==> flow/design.v <==
module datapath (
    part,
    clock,
    value,
    positive,
    reset,
    counter,
    result
);
    input part;
    input clock;
    input [15:0] value;
    input positive;
    input reset;
    output [15:0] counter;
    output [15:0] result;
    wire [15:0] _65 = 16'b0000000000000000;
    wire [15:0] _64 = 16'b0000000000000000;
    wire _102;
    wire _100;
    wire _101;
    wire _103;
    wire [15:0] _104;
    wire _96;
    wire _92;
    wire _93;
    wire _90;
    wire _91;
    wire _94;
    wire _95;
    wire _97;
    wire [15:0] _98;
    wire _86;
    wire _84;
    wire _81;
    wire _82;
    wire _79;
    wire _80;
    wire _83;
    wire _85;
    wire _87;
    wire [15:0] _88;
    wire [41:0] _73 = 42'b000000000000000000000010100011110101110001;
    wire [25:0] _71 = 26'b00000000000000000000000000;
    wire [41:0] _72;
    wire [83:0] _74;
    wire [57:0] _75;
    wire [25:0] _70 = 26'b00000000000000000000000000;
    wire [83:0] _76;
    wire [15:0] _77;
    wire [15:0] _78;
    wire [15:0] _89;
    wire [15:0] _99;
    wire [15:0] _105;
    wire [15:0] _67 = 16'b0000000000000001;
    wire [15:0] _68;
    wire [15:0] _62 = 16'b0000000000000000;
    wire [15:0] _58 = 16'b0000000001100100;
    wire [41:0] _53 = 42'b000000000000000000000010100011110101110001;
    wire [25:0] _51 = 26'b00000000000000000000000000;
    wire [41:0] _52;
    wire [83:0] _54;
    wire [57:0] _55;
    wire [25:0] _50 = 26'b00000000000000000000000000;
    wire [83:0] _56;
    wire [15:0] _57;
    wire [31:0] _59;
    wire [15:0] _60;
    wire [15:0] _48 = 16'b0000000000110010;
    wire [15:0] _44 = 16'b0000000001100100;
    wire [41:0] _39 = 42'b000000000000000000000010100011110101110001;
    wire [25:0] _37 = 26'b00000000000000000000000000;
    wire [41:0] _38;
    wire [83:0] _40;
    wire [57:0] _41;
    wire [25:0] _36 = 26'b00000000000000000000000000;
    wire [83:0] _42;
    wire [15:0] _43;
    wire [31:0] _45;
    wire [15:0] _46;
    wire [15:0] _34;
    wire [15:0] _29 = 16'b0000000001100100;
    wire [41:0] _24 = 42'b000000000000000000000010100011110101110001;
    wire [25:0] _22 = 26'b00000000000000000000000000;
    wire [41:0] _23;
    wire [83:0] _25;
    wire [57:0] _26;
    wire [25:0] _21 = 26'b00000000000000000000000000;
    wire [83:0] _27;
    wire [15:0] _28;
    wire [31:0] _30;
    wire [15:0] _31;
    wire [15:0] _32;
    wire [15:0] _19 = 16'b0000000001100100;
    wire [15:0] _20;
    wire [15:0] _33;
    wire [15:0] _35;
    wire [15:0] _47;
    wire [15:0] _49;
    wire [15:0] _61;
    wire _63;
    wire [15:0] _69;
    wire _2;
    wire [15:0] _106;
    wire [15:0] _107;
    wire [15:0] _3;
    reg [15:0] _66;
    wire vdd = 1'b1;
    wire [15:0] _16 = 16'b0000000000000000;
    wire [15:0] _15 = 16'b0000000000000000;
    wire _6;
    wire [15:0] _137 = 16'b0000000000110010;
    wire [15:0] _133 = 16'b0000000001100100;
    wire [41:0] _128 = 42'b000000000000000000000010100011110101110001;
    wire [25:0] _126 = 26'b00000000000000000000000000;
    wire [41:0] _127;
    wire [83:0] _129;
    wire [57:0] _130;
    wire [25:0] _125 = 26'b00000000000000000000000000;
    wire [83:0] _131;
    wire [15:0] _132;
    wire [31:0] _134;
    wire [15:0] _135;
    wire [15:0] _123;
    wire [15:0] _118 = 16'b0000000001100100;
    wire [41:0] _113 = 42'b000000000000000000000010100011110101110001;
    wire [25:0] _111 = 26'b00000000000000000000000000;
    wire [41:0] _112;
    wire [83:0] _114;
    wire [57:0] _115;
    wire [25:0] _110 = 26'b00000000000000000000000000;
    wire [83:0] _116;
    wire [15:0] _117;
    wire [31:0] _119;
    wire [15:0] _120;
    wire [15:0] _8;
    wire [15:0] _121;
    wire [15:0] _108 = 16'b0000000001100100;
    wire [15:0] _109;
    wire [15:0] _122;
    wire _10;
    wire [15:0] _124;
    wire [15:0] _136;
    wire _12;
    wire [15:0] _138;
    wire [15:0] _13;
    reg [15:0] _18;
    assign _102 = _49 == _62;
    assign _100 = _18 == _62;
    assign _101 = ~ _100;
    assign _103 = _101 & _102;
    assign _104 = _103 ? _67 : _62;
    assign _96 = _49 < _18;
    assign _92 = _49 == _62;
    assign _93 = ~ _92;
    assign _90 = _18 == _62;
    assign _91 = ~ _90;
    assign _94 = _91 & _93;
    assign _95 = _94 & _10;
    assign _97 = _95 & _96;
    assign _98 = _97 ? _67 : _62;
    assign _86 = _18 < _49;
    assign _84 = ~ _10;
    assign _81 = _49 == _62;
    assign _82 = ~ _81;
    assign _79 = _18 == _62;
    assign _80 = ~ _79;
    assign _83 = _80 & _82;
    assign _85 = _83 & _84;
    assign _87 = _85 & _86;
    assign _88 = _87 ? _67 : _62;
    assign _72 = { _71, _8 };
    assign _74 = _72 * _73;
    assign _75 = _74[83:26];
    assign _76 = { _70, _75 };
    assign _77 = _76[15:0];
    assign _78 = _66 + _77;
    assign _89 = _78 + _88;
    assign _99 = _89 + _98;
    assign _105 = _99 + _104;
    assign _68 = _66 + _67;
    assign _52 = { _51, _49 };
    assign _54 = _52 * _53;
    assign _55 = _54[83:26];
    assign _56 = { _50, _55 };
    assign _57 = _56[15:0];
    assign _59 = _57 * _58;
    assign _60 = _59[15:0];
    assign _38 = { _37, _35 };
    assign _40 = _38 * _39;
    assign _41 = _40[83:26];
    assign _42 = { _36, _41 };
    assign _43 = _42[15:0];
    assign _45 = _43 * _44;
    assign _46 = _45[15:0];
    assign _34 = _18 + _32;
    assign _23 = { _22, _8 };
    assign _25 = _23 * _24;
    assign _26 = _25[83:26];
    assign _27 = { _21, _26 };
    assign _28 = _27[15:0];
    assign _30 = _28 * _29;
    assign _31 = _30[15:0];
    assign _32 = _8 - _31;
    assign _20 = _18 + _19;
    assign _33 = _20 - _32;
    assign _35 = _10 ? _34 : _33;
    assign _47 = _35 - _46;
    assign _49 = _12 ? _48 : _47;
    assign _61 = _49 - _60;
    assign _63 = _61 == _62;
    assign _69 = _63 ? _68 : _66;
    assign _2 = part;
    assign _106 = _2 ? _105 : _69;
    assign _107 = _12 ? _62 : _106;
    assign _3 = _107;
    always @(posedge _6) begin
        _66 <= _3;
    end
    assign _6 = clock;
    assign _127 = { _126, _124 };
    assign _129 = _127 * _128;
    assign _130 = _129[83:26];
    assign _131 = { _125, _130 };
    assign _132 = _131[15:0];
    assign _134 = _132 * _133;
    assign _135 = _134[15:0];
    assign _123 = _18 + _121;
    assign _112 = { _111, _8 };
    assign _114 = _112 * _113;
    assign _115 = _114[83:26];
    assign _116 = { _110, _115 };
    assign _117 = _116[15:0];
    assign _119 = _117 * _118;
    assign _120 = _119[15:0];
    assign _8 = value;
    assign _121 = _8 - _120;
    assign _109 = _18 + _108;
    assign _122 = _109 - _121;
    assign _10 = positive;
    assign _124 = _10 ? _123 : _122;
    assign _136 = _124 - _135;
    assign _12 = reset;
    assign _138 = _12 ? _137 : _136;
    assign _13 = _138;
    always @(posedge _6) begin
        _18 <= _13;
    end
    assign counter = _18;
    assign result = _66;
endmodule
# Reports on datapath
# The steps from the RTL of datapath to its reports follow in flow order.
# Lines are those of the file above, counted from 1.
# The mark - stands for no value.
# inputs
design,datapath
clk_port,clock
library,sky130hd
pvt_corner,tt_025C_1v80

# Elaborated design
# Source: Yosys, flattened and elaborated, memories not mapped. Widths are those after wreduce. Registers that Yosys merges into a memory's read port (data or address) are not register bits. Print and check cells do not count. Equal cells are merged and count once.
# bits
regBits,32
input_bits,20
output_inout_bits,32
wordCells,41
# op_classes
addsub,11
mul,6
n_cmp,2
muxes,7
logic,9
reduce_logical,4
# op_table
operator,count
multiplier 16 x 20 -> 36 bit with constant B,3
multiplier 10 x 5 -> 14 bit with constant B,3
subtractor 16 bit,4
2-to-1 mux 16 bit,4
adder 16 x 1 -> 16 bit,3
logical NOT 16 bit,3
adder 16 bit,2
less-than comparator 16 bit,2
adder 16 x 1 -> 16 bit with constant B,1
adder 16 x 7 -> 16 bit with constant B,1
AND 1 bit,6
NOT 1 bit,3
2-to-1 mux 1 bit,3
nonzero test 2 bit,1

# Logic depth
# Depth = most cells in a row (Yosys ltp): at word level without a register or memory, in the mapped netlist without a sequential cell, where the memories' decode and read muxes count.
# depth
ltp_word,19
ABC_AREA,1
mapped_depth,156
ltp_nobuf,155

# Mapped cells and area
# Yosys stat after the flow's synthesis: flattened, memories mapped to cells. It holds for the ABC_AREA given above (unset counts as 0); a run with the other value may have another netlist.
# The area totals of this step are shown rounded.
# mapped
mapped_cells,2889
synth_area_um2,24000
sequential_area_um2,640
flip_flops,32
buffers,14
# types
cell_type,count,type_area_um2
sky130_fd_sc_hd__ha_1,631,7.9E+03
sky130_fd_sc_hd__fa_1,318,6.37E+03
sky130_fd_sc_hd__inv_1,745,2.8E+03
sky130_fd_sc_hd__nand2_1,333,1.25E+03
sky130_fd_sc_hd__a21oi_1,151,755.725
sky130_fd_sc_hd__dfxtp_1,32,640.614
sky130_fd_sc_hd__nor2_1,167,626.851
sky130_fd_sc_hd__xor2_1,68,595.571
sky130_fd_sc_hd__o21ai_0,83,415.398
sky130_fd_sc_hd__nand3_1,63,315.302
sky130_fd_sc_hd__xnor2_1,32,280.269
sky130_fd_sc_hd__nand3_2,18,180.173
sky130_fd_sc_hd__nor3_1,29,145.139
sky130_fd_sc_hd__nand2_2,23,143.888
sky130_fd_sc_hd__nand4_1,23,143.888
sky130_fd_sc_hd__o21bai_1,19,142.637
sky130_fd_sc_hd__a31oi_1,16,100.096
sky130_fd_sc_hd__a21o_1,13,97.594
# Not listed: further types 41, cells in them 125.

# Path before layout
# Source: OpenSTA report_checks on the synthesized netlist (no wires, ideal clock, input and output delay 20% of the period each), path of least setup slack; recovery checks are left aside. Register names are those of the netlist, which keeps one name where synthesis merged equal registers.
# synth_path
path_type,input port to flip-flop
startpoint,input port value[1]
endpoint,register _66[2]
tclk_ns,42.0
input_delay_ns,8.400
setup_ns,0.113
t_first_pin_ns,8.400
t_arrival_ns,34.303
t_required_ns,41.887
setup_slack_ns,7.584
path_delay_ns,26.016
driving_pins,137
n_path_buf,1
synth_period_reached_ns,34.416
# "path_delay_ns" = arrival - input delay + setup time.
# "driving_pins": output pins that drive a net of the path, with the launching flip-flop's if there is one; two outputs of one cell count as two.
# "synth_period_reached_ns" = period - worst setup slack (recovery checks aside). The figure is calculated, with input and output delays left at 20% of the set period.
# The rows between start and end are the longest chain of elaborated cells between them; the timing report does not say that the signal goes this way. Where chains are equally long, one stands for them.
# A line is the first line of the expression or statement that the cell stems from. Yosys adds cells for indexed reads and writes and turns some case tables into memories.
# synth_via
path_cell_list,sky130_fd_sc_hd__fa_1 sky130_fd_sc_hd__inv_1 sky130_fd_sc_hd__fa_1 sky130_fd_sc_hd__inv_1 sky130_fd_sc_hd__ha_1 sky130_fd_sc_hd__fa_1 sky130_fd_sc_hd__fa_1 sky130_fd_sc_hd__inv_1 sky130_fd_sc_hd__fa_1 sky130_fd_sc_hd__inv_1 sky130_fd_sc_hd__ha_1 sky130_fd_sc_hd__a21o_1 sky130_fd_sc_hd__o21ai_0 sky130_fd_sc_hd__nand2_1 sky130_fd_sc_hd__nand4_1 sky130_fd_sc_hd__o211ai_1 sky130_fd_sc_hd__nand3_1 sky130_fd_sc_hd__o2111ai_1 [101 not listed] sky130_fd_sc_hd__nor2_1 sky130_fd_sc_hd__o21ai_0 sky130_fd_sc_hd__nand2_1 sky130_fd_sc_hd__xnor2_1 sky130_fd_sc_hd__ha_1 sky130_fd_sc_hd__inv_1 sky130_fd_sc_hd__nor3_1 sky130_fd_sc_hd__a2111oi_0 sky130_fd_sc_hd__nand3b_1 sky130_fd_sc_hd__nand2_1 sky130_fd_sc_hd__nand2_1 sky130_fd_sc_hd__nor2_2 sky130_fd_sc_hd__nand3_4 sky130_fd_sc_hd__nand2_8 sky130_fd_sc_hd__buf_8 sky130_fd_sc_hd__nand2_1 sky130_fd_sc_hd__nand2_1 sky130_fd_sc_hd__nor2_1
elab_chain_cells,19
cells_between,34
classes_between,add/sub (9); mul (6); compare (2); mux (7); logic (7); reduce/logical (3)
# synth_lines
item,line_no,source
start: declaration,12,input [15:0] value;
multiplier 16 x 20 -> 36 bit,198,assign _25 = _23 * _24;
multiplier 10 x 5 -> 14 bit,202,assign _30 = _28 * _29;
subtractor 16 bit,204,assign _32 = _8 - _31;
subtractor 16 bit,206,assign _33 = _20 - _32;
2-to-1 mux 16 bit,207,assign _35 = _10 ? _34 : _33;
multiplier 16 x 20 -> 36 bit,190,assign _40 = _38 * _39;
multiplier 10 x 5 -> 14 bit,194,assign _45 = _43 * _44;
[5 not listed],-,
AND 1 bit,169,assign _85 = _83 & _84;
AND 1 bit,170,assign _87 = _85 & _86;
2-to-1 mux 1 bit,171,assign _88 = _87 ? _67 : _62;
adder 16 x 1 -> 16 bit,178,assign _89 = _78 + _88;
adder 16 x 1 -> 16 bit,179,assign _99 = _89 + _98;
adder 16 x 1 -> 16 bit,180,assign _105 = _99 + _104;
2-to-1 mux 16 bit,214,assign _106 = _2 ? _105 : _69;
end: assignment,218,_66 <= _3;
end: declaration,107,reg [15:0] _66;
# Some nets on the timed path still bear RTL names; the line given drives or declares the net.
# synth_named_nets
net,line_no,source
_13[14],244,assign _138 = _12 ? _137 : _136;

# Worst path after layout
# From the final timing report of record 1: the path of least setup slack in the routed layout; clock arrival at registers is part of the times.
# layout_path
path_type,input port to flip-flop
startpoint,input port value[1]
endpoint,register _66[9]
tclk_ns,31.4
input_delay_ns,6.28
setup_ns,0.10
t_first_pin_ns,6.28
t_arrival_ns,32.49
t_required_ns,31.59
setup_slack_ns,-0.90
driving_pins,142
n_path_buf,10
# The rows between start and end are the longest chain of elaborated cells between them; the timing report does not say that the signal goes this way. Where chains are equally long, one stands for them.
# layout_via
path_cell_list,sky130_fd_sc_hd__buf_6 sky130_fd_sc_hd__buf_8 sky130_fd_sc_hd__fa_1 sky130_fd_sc_hd__inv_1 sky130_fd_sc_hd__fa_1 sky130_fd_sc_hd__inv_2 sky130_fd_sc_hd__ha_4 sky130_fd_sc_hd__fa_1 sky130_fd_sc_hd__fa_1 sky130_fd_sc_hd__inv_2 sky130_fd_sc_hd__fa_1 sky130_fd_sc_hd__inv_2 sky130_fd_sc_hd__ha_4 sky130_fd_sc_hd__a21o_1 sky130_fd_sc_hd__o21ai_1 sky130_fd_sc_hd__nand2_1 sky130_fd_sc_hd__nand4_1 sky130_fd_sc_hd__o211ai_1 [106 not listed] sky130_fd_sc_hd__nand2_1 sky130_fd_sc_hd__o21ai_2 sky130_fd_sc_hd__a21oi_1 sky130_fd_sc_hd__o21bai_1 sky130_fd_sc_hd__xor2_1 sky130_fd_sc_hd__ha_1 sky130_fd_sc_hd__buf_4 sky130_fd_sc_hd__inv_1 sky130_fd_sc_hd__nor3_4 sky130_fd_sc_hd__a2111oi_4 sky130_fd_sc_hd__nand3b_1 sky130_fd_sc_hd__nand2_1 sky130_fd_sc_hd__nand2_1 sky130_fd_sc_hd__nor2_2 sky130_fd_sc_hd__nand3_4 sky130_fd_sc_hd__buf_6 sky130_fd_sc_hd__a21oi_2 sky130_fd_sc_hd__nor2_2
elab_chain_cells,19
cells_between,34
classes_between,add/sub (9); mul (6); compare (2); mux (7); logic (7); reduce/logical (3)
# layout_lines
item,line_no,source
start: declaration,12,input [15:0] value;
multiplier 16 x 20 -> 36 bit,198,assign _25 = _23 * _24;
multiplier 10 x 5 -> 14 bit,202,assign _30 = _28 * _29;
subtractor 16 bit,204,assign _32 = _8 - _31;
subtractor 16 bit,206,assign _33 = _20 - _32;
2-to-1 mux 16 bit,207,assign _35 = _10 ? _34 : _33;
multiplier 16 x 20 -> 36 bit,190,assign _40 = _38 * _39;
multiplier 10 x 5 -> 14 bit,194,assign _45 = _43 * _44;
[5 not listed],-,
AND 1 bit,169,assign _85 = _83 & _84;
AND 1 bit,170,assign _87 = _85 & _86;
2-to-1 mux 1 bit,171,assign _88 = _87 ? _67 : _62;
adder 16 x 1 -> 16 bit,178,assign _89 = _78 + _88;
adder 16 x 1 -> 16 bit,179,assign _99 = _89 + _98;
adder 16 x 1 -> 16 bit,180,assign _105 = _99 + _104;
2-to-1 mux 16 bit,214,assign _106 = _2 ? _105 : _69;
end: assignment,218,_66 <= _3;
end: declaration,107,reg [15:0] _66;
# Some nets on the timed path still bear RTL names; the line given drives or declares the net.
# layout_named_nets
net,line_no,source
_13[14],244,assign _138 = _12 ? _137 : _136;

# Measured results for datapath: 3 stored runs of the Yosys and OpenROAD flow on sky130hd. The settings differ; the order carries no meaning. The constraints put input and output delay at 20% of the set period each and load the outputs with 0.01 pF.
# "achievedPeriod_ns": clock period set for the run, less the worst setup slack. It is reckoned from that one timing run; input and output delays stay at 20% of the period that was set.
# "worst_path_ns" means the part of the period allowed to the worst setup path (the constraints hold back 20% at inputs and 20% at outputs) less its slack; where the path has registers, the arrival times of their clocks count too.
# Measured values are rounded.
# Among the settings, n/a means not set for that run.
item,record 1,record 2,record 3
ABC_AREA,1,n/a,0
CAP_MARGIN,40,20,40
CELL_PAD_IN_SITES_DETAIL_PLACEMENT,1,n/a,2
CELL_PAD_IN_SITES_GLOBAL_PLACEMENT,2,n/a,2
CORE_ASPECT_RATIO,1.26,n/a,1.26
CORE_MARGIN,8,2,8
CORE_UTILIZATION,29,40,29
CTS_CLUSTER_DIAMETER,55,n/a,55
HOLD_SLACK_MARGIN,0.3,n/a,0.3
MAX_ROUTING_LAYER,met5,n/a,met4
SETUP_SLACK_MARGIN,5.0,n/a,5.0
SLEW_MARGIN,30,20,30
TNS_END_PERCENT,60,n/a,60
period_ns,31.4,35.4,31.4
synthesis_area_um2,24000,23000,23000
design_die_area_um2,92000,59000,88000
final_cell_area_um2,33000,30000,31000
final_util_pct,40,53,39
timing.setup.ws_ns,-0.90,-1.1,-5.0
final_setup_tns_ns,-14,-16,-79
ws_hold_ns,0.54,0.53,0.53
achievedPeriod_ns,32.303,36.503,36.435
worst_path_ns,26.02,29.42,30.16
timing.worst_path_kind,input port to flip-flop,input port to flip-flop,input port to flip-flop
